==> flow/design.v <==
module surrounding(CLK,rst,EN,TRIG1,TRIG2,TRIG3,TRIG4,TRIG5,ECHO1,ECHO2,ECHO3,ECHO4,ECHO5,min,distance);
input CLK;                
input rst;                
input EN;                 
output reg [3:0] distance;
output reg TRIG1,TRIG2,TRIG3,TRIG4,TRIG5;          
input ECHO1,ECHO2,ECHO3,ECHO4,ECHO5;               
output reg [3:0] min;    
reg [24:0] count;
reg [24:0] count0,count1,count2,count3,count4,count5;
reg [24:0] countsg;
always @(posedge CLK)
begin
    if(rst)
    begin
        count<=0;
        TRIG1<=0;
        TRIG2<=0;
        TRIG3<=0;
        TRIG4<=0;
        TRIG5<=0;
    end
    else if(EN==1)
	 begin 
	     TRIG1<=0;
		  TRIG2<=0;
		  TRIG3<=0;
		  TRIG4<=0;
		  TRIG5<=0;
	 end
	 else if(EN==0)
	 begin
	     if(count==0|count==1)  
		  begin
		        TRIG1<=1;
		        TRIG2<=1;
		        TRIG3<=1;
		        TRIG4<=1;
		        TRIG5<=1;
				  count<=count+1;
		  end
		  else if(count==5000)         
		  begin 
		        TRIG1<=0;
		        TRIG2<=0;
		        TRIG3<=0;
		        TRIG4<=0;
		        TRIG5<=0;
		        count<=0;
		  end
		  else 
		  begin 
		        TRIG1<=0;
		        TRIG2<=0;
		        TRIG3<=0;
		        TRIG4<=0;
		        TRIG5<=0;
				  count<=count+1;
		  end
	  end
end
always @(posedge CLK)
if(rst)
begin
    count0<=0;
    count1<=0;
    count2<=0;
    count3<=0;
    count4<=0;
    count5<=0;
    min<=0;
    distance<=0;
end
else
begin
    if(count0==5000)
	 begin
	     count0<=0;
	     count1<=0;
		  count2<=0;
		  count3<=0;
		  count4<=0;
		  count5<=0;
		  min<=0;
    end	  
	 else
	 begin
		   count0<=count0+1;
	      if(ECHO1==1)
			begin 
				count1<=count1+1;
			end
			if(ECHO2==1)
			begin 
			count2<=count2+1;
			end
			if(ECHO3==1)
			begin 
			count3<=count3+1;
			end
			if(ECHO4==1)
			begin 
			count4<=count4+1;
			end
			if(ECHO5==1)
			begin 
				count5<=count5+1;
			end
	 end
	 if(ECHO1+ECHO2+ECHO3+ECHO4+ECHO5==4)
	 begin
	     if(count1>58&&count2>58&&count3>58&&count4>58&&count5>58)  
		  begin
		      min<=0;
				distance<=0;
        end
        else if(ECHO1==0)
        begin
            min<=1;
				distance<=count1*10/58;
        end
        else if(ECHO2==0)
        begin
            min<=2;
				distance<=count2*10/58;
        end
        else if(ECHO3==0)
        begin
            min<=3;
            distance<=count3*10/58;
		  end 
        else if(ECHO4==0)
        begin
            min<=4;
				distance<=count4*10/58;
        end
        else if(ECHO5==0)
        begin
            min<=5;
				distance<=count5*10/58;
        end			  
	 end
end
endmodule
module surrounding_driver(CLK,rst,CE20,EN,minsg,SG90);
input EN;                 
input [3:0] minsg;
output reg SG90;    
input CLK;                    
input rst;                    
input CE20;                   
reg [24:0] pwm;
reg [24:0] count;
always @(posedge CLK)
begin
	  if(rst) pwm<=0;
	  else if(CE20)
	  case(minsg)
		  0:begin pwm<=0; end
		  1:begin pwm<=40;  end
		  2:begin pwm<=60; end
		  3:begin pwm<=80; end
		  4:begin pwm<=100;end
		  5:begin pwm<=120; end
		  default: pwm<=0; 
	  endcase
end
always @(posedge CLK)
begin
     if(rst)
	  begin
	       count<=0;
	       SG90<=0;
	  end
     else if(count==1000)
	  begin
	       count<=0;
	  end
	  else if(count<pwm) 
	       begin 
			     SG90<=1;
				  count<=count+1;
			 end
	  else
	       begin
			     SG90<=0;
				  count<=count+1;
			 end
end
endmodule
module display_dis(clk,rst,distance,dig,seg);
input clk;
input rst;
input [3:0]distance;
output reg[3:0]dig;
output reg[6:0]seg;
reg[3:0]data1,data2;
reg[3:0]data;
reg q;
always@(posedge clk)
if(rst)
begin
data1<=0;data2<=0;
end
else
begin
data1<=distance%10;
data2<=distance/10;
end
always @(posedge clk)
if(rst)
begin
	q<=0;dig<=0;data<=0;
end
else
begin
	q<=q+1;
	case(q)
	1'd0 : begin dig<=4'b0001; data<=data1; end
	1'd1 : begin dig<=4'b0010; data<=data2; end
	endcase
end
always @(data)
begin 
	case(data)
   4'd0 : seg=7'b1111110;
   4'd1 : seg=7'b0110000;
   4'd2 : seg=7'b1101101;
   4'd3 : seg=7'b1111001;
   4'd4 : seg=7'b0110011;
   4'd5 : seg=7'b1011011;
   4'd6 : seg=7'b1011111;
   4'd7 : seg=7'b1110000;
   4'd8 : seg=7'b1111111;
   4'd9 : seg=7'b1111011;
   default : seg=7'b1111110;
   endcase
end
endmodule
module sur(
    input        CLK,
    input        rst,
    input        EN_sur,
    input        ECHO1,
    input        ECHO2,
    input        ECHO3,
    input        ECHO4,
    input        ECHO5,
    output       TRIG1,
    output       TRIG2,
    output       TRIG3,
    output       TRIG4,
    output       TRIG5,
    output       SG90,
    output [3:0] dig,
    output [6:0] seg,
    output [3:0] dis
);
wire [3:0] min;
wire [3:0] distance;
reg [24:0] count2;
reg        CLK2;
wire       CE20 = (count2 == 2000) && !CLK2;
always @(posedge CLK)
begin
    if (rst)
    begin
        count2 <= 0;
        CLK2   <= 0;
    end
    else if (count2 == 2000)
    begin
        count2 <= 0;
        CLK2   <= ~CLK2;
    end
    else
        count2 <= count2 + 1;
end
surrounding inst4(
    .CLK(CLK), .rst(rst), .EN(EN_sur),
    .TRIG1(TRIG1), .TRIG2(TRIG2), .TRIG3(TRIG3), .TRIG4(TRIG4), .TRIG5(TRIG5),
    .ECHO1(ECHO1), .ECHO2(ECHO2), .ECHO3(ECHO3), .ECHO4(ECHO4), .ECHO5(ECHO5),
    .min(min), .distance(distance)
);
surrounding_driver inst1(
    .CLK(CLK), .rst(rst), .CE20(CE20), .EN(EN_sur), .minsg(min), .SG90(SG90)
);
display_dis inst(
    .clk(CLK), .rst(rst), .distance(distance), .dig(dig), .seg(seg)
);
assign dis = distance;
endmodule
==> Reports on sur <==
The steps from the RTL of sur to its reports follow in flow order.
Line numbers count from 1 in the design file above.
Library cell names are shortened.
{ "setup": {"top_module": "sur", "clock_port": "CLK", "lib": "sky130hd", "pvt_corner": "tt_025C_1v80"} }

==> Word level <==
Yosys after proc, flatten, opt, wreduce and memory -nomap, before mapping. Print and check cells are not counted. Equal cells are merged and count once.
Memory sizes are those after Yosys's memory passes, which may raise the word count (mostly to a power of two), join words into wider ones and drop unused or constant bits.
{ "classes": {"n_addsub": 14, "n_mul": 5, "div_mod_pow": 7, "n_cmp": 6, "eq_ne": 12, "n_shift": 0, "n_mux": 22, "bitwise": 3, "n_reduce_logical": 12} }
{ "op_table": {"columns": ["cell", "count"], "rows": [
  ["divider 32 x 6 -> 32 bit with constant B", 5],
  ["multiplier 25 x 3 -> 28 bit with constant B", 5],
  ["adder 25 x 1 -> 25 bit with constant B", 9],
  ["divider 4 x 4 -> 32 bit with constant B", 1],
  ["modulo 4 x 4 -> 32 bit with constant B", 1],
  ["> comparator 25 x 6 -> 1 bit with constant B", 5],
  ["adder 32 x 1 -> 32 bit", 3],
  ["2-to-1 mux 4 bit", 15],
  ["equality test 25 x 13 -> 1 bit with constant B", 2],
  ["2-to-1 mux 25 bit", 2],
  ["parallel mux 7 bit (select 5 bit)", 1],
  ["equality test 32 x 3 -> 1 bit with constant B", 1],
  ["equality test 25 x 1 -> 1 bit with constant B", 1],
  ["equality test 25 x 10 -> 1 bit with constant B", 1],
  ["equality test 25 x 11 -> 1 bit with constant B", 1],
  ["less-than comparator 25 bit", 1],
  ["logical NOT 25 bit", 1],
  ["parallel mux 4 bit (select 2 bit)", 2],
  ["OR reduction 2 bit", 4],
  ["equality test 4 x 2 -> 1 bit with constant B", 2],
  ["equality test 4 x 3 -> 1 bit with constant B", 2],
  ["inequality test 6 x 5 -> 1 bit with constant B", 1],
  ["logical AND 1 bit", 5],
  ["equality test 4 x 1 -> 1 bit with constant B", 1],
  ["adder 1 x 1 -> 2 bit", 1],
  ["NOT 1 bit", 2],
  ["AND reduction 2 bit", 1],
  ["2-to-1 mux 1 bit", 2]
]} }
Other operator kinds: 3; their cells: 3.
{ "bits": {"regBits": 274, "latch_bits": 0, "ram_bits": 0, "mem_bits_ro": 112, "clocked_rd_ports_x_width": 7, "n_memories": 1, "in_bits": 8, "out_inout_bits": 21, "wordCells": 101} }
{ "memory_table": {"columns": ["memory", "words", "word_bits", "read_ports", "wr", "line", "text"], "rows": [
  ["(no name shown)", 16, 7, 1, 0, 225, "case(data)"]
]} }

==> Longest topological paths <==
Yosys ltp: most cells in a row. Word level: on the elaborated netlist, between registers, memories and ports. Mapped: between sequential cells and ports; inverters and the memories' decode and read muxes count.
{ "logic_depth": {"ltp_word": 9, "abc_area": 0, "mapped_depth": 71, "ltp_nobuf": 58} }

==> Netlist <==
The flow's flattened synthesis, as Yosys stat reports it; memories are mapped. The netlist is that of the ABC_AREA named above (0 if unset); the other value can give another one.
The area totals of this step are shown rounded.
{ "by_type": {"columns": ["type", "count", "area_total_um2"], "rows": [
  ["dfxtp_1", 256, 5.12E+03],
  ["ha_1", 261, 3.27E+03],
  ["nor2_1", 401, 1.51E+03],
  ["xor2_1", 161, 1.41E+03],
  ["a21oi_1", 233, 1.17E+03],
  ["xnor2_1", 133, 1.16E+03],
  ["nand2_1", 293, 1.1E+03],
  ["o21ai_0", 139, 695.667],
  ["nand3_1", 128, 640.614],
  ["and3_1", 81, 506.736],
  ["a21o_1", 64, 480.461],
  ["nand4_1", 75, 469.2],
  ["a211oi_1", 58, 435.418],
  ["o211ai_1", 57, 427.91],
  ["inv_1", 98, 367.853],
  ["mux2i_1", 34, 340.326],
  ["nor4_1", 54, 337.824],
  ["or3_1", 53, 331.568]
]} }
Other cell types: 132; their cells: 817.
{ "mapped": {"mapped_cells": 3396, "mapped_area_um2": 26450, "sequential_area_um2": 5125, "ff_cells": 256, "n_buf": 137} }
By module: a second synthesis without flattening, with its own total; a netlist apart from the flattened one above.
{ "hier_totals": {"cells_unflattened": 3405, "hier_area_um2": 26010} }
Each row is one instance without its submodules.
{ "by_module": {"columns": ["module", "n_inst", "n_cells", "mod_area_um2", "seq_area_um2"], "rows": [
  ["surrounding", 1, 3013, 22580, 3684],
  ["surrounding_driver", 1, 183, 1587, 620.6],
  ["sur", 1, 146, 1229, 520.5],
  ["display_dis", 1, 63, 615.6, 280.3]
]} }

==> Worst setup path after synthesis <==
OpenSTA on the mapped netlist: ideal clock, no wires. The path of least setup slack (recovery checks aside). Input and output delay are each 20% of the period. Register names are those of the netlist, which keeps one name where synthesis merged equal registers.
{ "synth_timing": {"path_kind": "input to register", "start": "input ECHO4", "end": "register inst4.distance[1]", "tclk_ps": 25000, "in_delay_ps": 5000, "setup_ps": 59, "launch_ps": 5000, "arrival_ps": 17815, "required_time_ps": 24941, "slack_ps": 7126, "delay_ps": 12874, "driving_pins": 60, "n_path_buf": 6, "period_less_setup_slack_ps": 17874} }
"delay_ps" is the arrival time less input delay plus setup time.
"driving_pins" counts driving pins, that of a launching flip-flop among them; a cell with two outputs on the path counts twice.
"period_less_setup_slack_ps" = period - worst setup slack (recovery checks aside). The figure is calculated, with input and output delays left at 20% of the set period.
A register here has more assigning lines than the two given.
{ "synth_between": {"cell_sequence": "nand2_1 or3_1 a211oi_1 a211oi_1 o221ai_2 o211ai_4 nor2_1 o21ai_0 o41ai_2 nand3_1 and3_1 buf_6 a32o_1 or3_4 buf_6 o211ai_2 nor3_1 a221o_1 [... 24 more ...] mux2i_1 o21ai_2 a21oi_1 o221ai_4 mux2i_2 and4_1 o221a_4 o2111ai_2 a41oi_2 buf_6 mux2_1 nor2_1 or2_1 a21oi_1 a311oi_2 inv_1 o31ai_1 a22o_1", "cells_between": 10, "lines_between": 6, "cone_classes": "add/sub (2); eq/ne (2); mux (5); reduce/logical (1)"} }
{ "synth_lines": {"columns": ["element", "line", "text"], "rows": [
  ["from (decl)", 247, "input        ECHO4,"],
  ["to (assign)", 120, "distance<=count1*10/58;"],
  ["to (assign)", 125, "distance<=count2*10/58;"],
  ["to (decl)", 5, "output reg [3:0] distance;"]
]} }
Chain of elaborated cells between the ends: none given.

==> Timing after layout <==
From the final timing report of run 1: the path of least setup slack in the routed layout; clock arrival at registers is part of the times.
The report prints the path's times to 10 ps; the period is as set.
{ "layout_timing": {"path_kind": "input to register", "start": "input ECHO3", "end": "register inst4.distance[1]", "tclk_ps": 25000, "in_delay_ps": 5000, "setup_ps": 50, "launch_ps": 5000, "arrival_ps": 22120, "required_time_ps": 25540, "slack_ps": 3410, "driving_pins": 55, "n_path_buf": 2} }
Between the ends stands the longest chain of elaborated cells between them, by number of cells; it is not shown to be the way that was timed. Of several equally long chains one is given.
A line is the first line of the expression or statement that the cell stems from. Yosys adds cells for indexed reads and writes and turns some case tables into memories.
A register here has more assigning lines than the two given.
{ "layout_between": {"cell_sequence": "buf_2 buf_4 nand2_1 or3_1 a211oi_1 a211oi_1 o221ai_2 o211ai_4 nor2_1 o21ai_0 o41ai_2 nand3_1 and3_1 a32o_1 or3_4 o221ai_2 a21o_1 o211a_1 [... 19 more ...] o22a_2 or2_1 mux2i_1 o21ai_2 a21oi_1 o221ai_4 a21oi_4 xnor2_1 o211ai_1 a41oi_2 mux2_1 nor2_1 or2_1 a21oi_1 a311oi_2 inv_1 o31ai_1 a22o_1", "elab_chain_len": 5, "cells_between": 10, "lines_between": 5, "cone_classes": "add/sub (3); eq/ne (2); mux (4); reduce/logical (1)"} }
{ "layout_lines": {"columns": ["element", "line", "text"], "rows": [
  ["from (decl)", 246, "input        ECHO3,"],
  ["adder 32 x 1 -> 32 bit x3", 110, "if(ECHO1+ECHO2+ECHO3+ECHO4+ECHO5==4)"],
  ["equality test 32 x 3 -> 1 bit", 110, null],
  ["AND reduction 2 bit", null, null],
  ["to (assign)", 120, "distance<=count1*10/58;"],
  ["to (assign)", 125, "distance<=count2*10/58;"],
  ["to (decl)", 5, "output reg [3:0] distance;"]
]} }

Hand-over note for sur

Measured results for sur: 2 stored runs of the Yosys and OpenROAD flow on sky130hd. The settings differ; the order carries no meaning. The constraints put input and output delay at 20% of the set period each and load the outputs with 0.01 pF.
"timing.worst_path_ps" means the part of the period allowed to the worst setup path (the constraints hold back 20% at inputs and 20% at outputs) less its slack; where the path has registers, the arrival times of their clocks count too.
"timing.worst_path_ps" is given in steps of 10 ps.
Measured values are rounded.

Run 1
==> flow/run.sh <==
#!/bin/bash
# the make line also repeats the synthesis and layout settings of config.mk as NAME=value (left out here)
make -C /OpenROAD-flow-scripts/flow DESIGN_CONFIG=/design/flow/config.mk WORK_HOME=/design/flow/orfs CLKGATE_MAP_FILE= finish
==> flow/config.mk <==
export PLATFORM = sky130hd
export DESIGN_NAME = sur
export DESIGN_NICKNAME = sur
export VERILOG_FILES = /design/flow/design.v
export SDC_FILE = /design/flow/constraint.sdc
export NUM_CORES = 4
export LEC_CHECK = 0
export CAP_MARGIN = 20
export CORE_MARGIN = 2
export CORE_UTILIZATION = 40
export SLEW_MARGIN = 20
==> flow/constraint.sdc <==
create_clock -name core_clock -period 25.0 [get_ports {CLK}]
set_input_delay 5.0000 -clock core_clock [delete_from_list [all_inputs] [get_ports {CLK}]]
set_output_delay 5.0000 -clock core_clock [all_outputs]
set_load 0.01 [all_outputs]

==> results of run 1, as JSON <==
{
  "yosys.chip_area_um2": 26450,
  "final_die_area_um2": 68190,
  "stdcell_area_um2": 28230,
  "utilization_pct": 43.0,
  "ws_setup_ps": 3413,
  "final_hold_ws_ps": 474,
  "timing.worst_path_ps": 16590,
  "worstPathKind": "input to register"
}

Run 2
==> flow/run.sh <==
#!/bin/bash
# the make line also repeats the synthesis and layout settings of config.mk as NAME=value (left out here)
make -C /OpenROAD-flow-scripts/flow DESIGN_CONFIG=/design/flow/config.mk WORK_HOME=/design/flow/orfs CLKGATE_MAP_FILE= finish
==> flow/config.mk <==
export PLATFORM = sky130hd
export DESIGN_NAME = sur
export DESIGN_NICKNAME = sur
export VERILOG_FILES = /design/flow/design.v
export SDC_FILE = /design/flow/constraint.sdc
export NUM_CORES = 4
export LEC_CHECK = 0
export CAP_MARGIN = 35
export CELL_PAD_IN_SITES_DETAIL_PLACEMENT = 1
export CELL_PAD_IN_SITES_GLOBAL_PLACEMENT = 1
export CORE_ASPECT_RATIO = 1.2
export CORE_MARGIN = 3
export CORE_UTILIZATION = 32
export CTS_CLUSTER_DIAMETER = 279
export GPL_ROUTABILITY_DRIVEN = 0
export HOLD_SLACK_MARGIN = 0.14
export MAX_ROUTING_LAYER = met5
export SETUP_SLACK_MARGIN = 4.02
export SLEW_MARGIN = 20
export TNS_END_PERCENT = 30
==> flow/constraint.sdc <==
create_clock -name core_clock -period 18.5 [get_ports {CLK}]
set_input_delay 3.7000 -clock core_clock [delete_from_list [all_inputs] [get_ports {CLK}]]
set_output_delay 3.7000 -clock core_clock [all_outputs]
set_load 0.01 [all_outputs]

==> results of run 2, as JSON <==
{
  "yosys.chip_area_um2": 26450,
  "final_die_area_um2": 86140,
  "stdcell_area_um2": 32060,
  "utilization_pct": 39.4,
  "ws_setup_ps": 1513,
  "final_hold_ws_ps": 463,
  "timing.worst_path_ps": 13290,
  "worstPathKind": "input to register"
}

End of note.
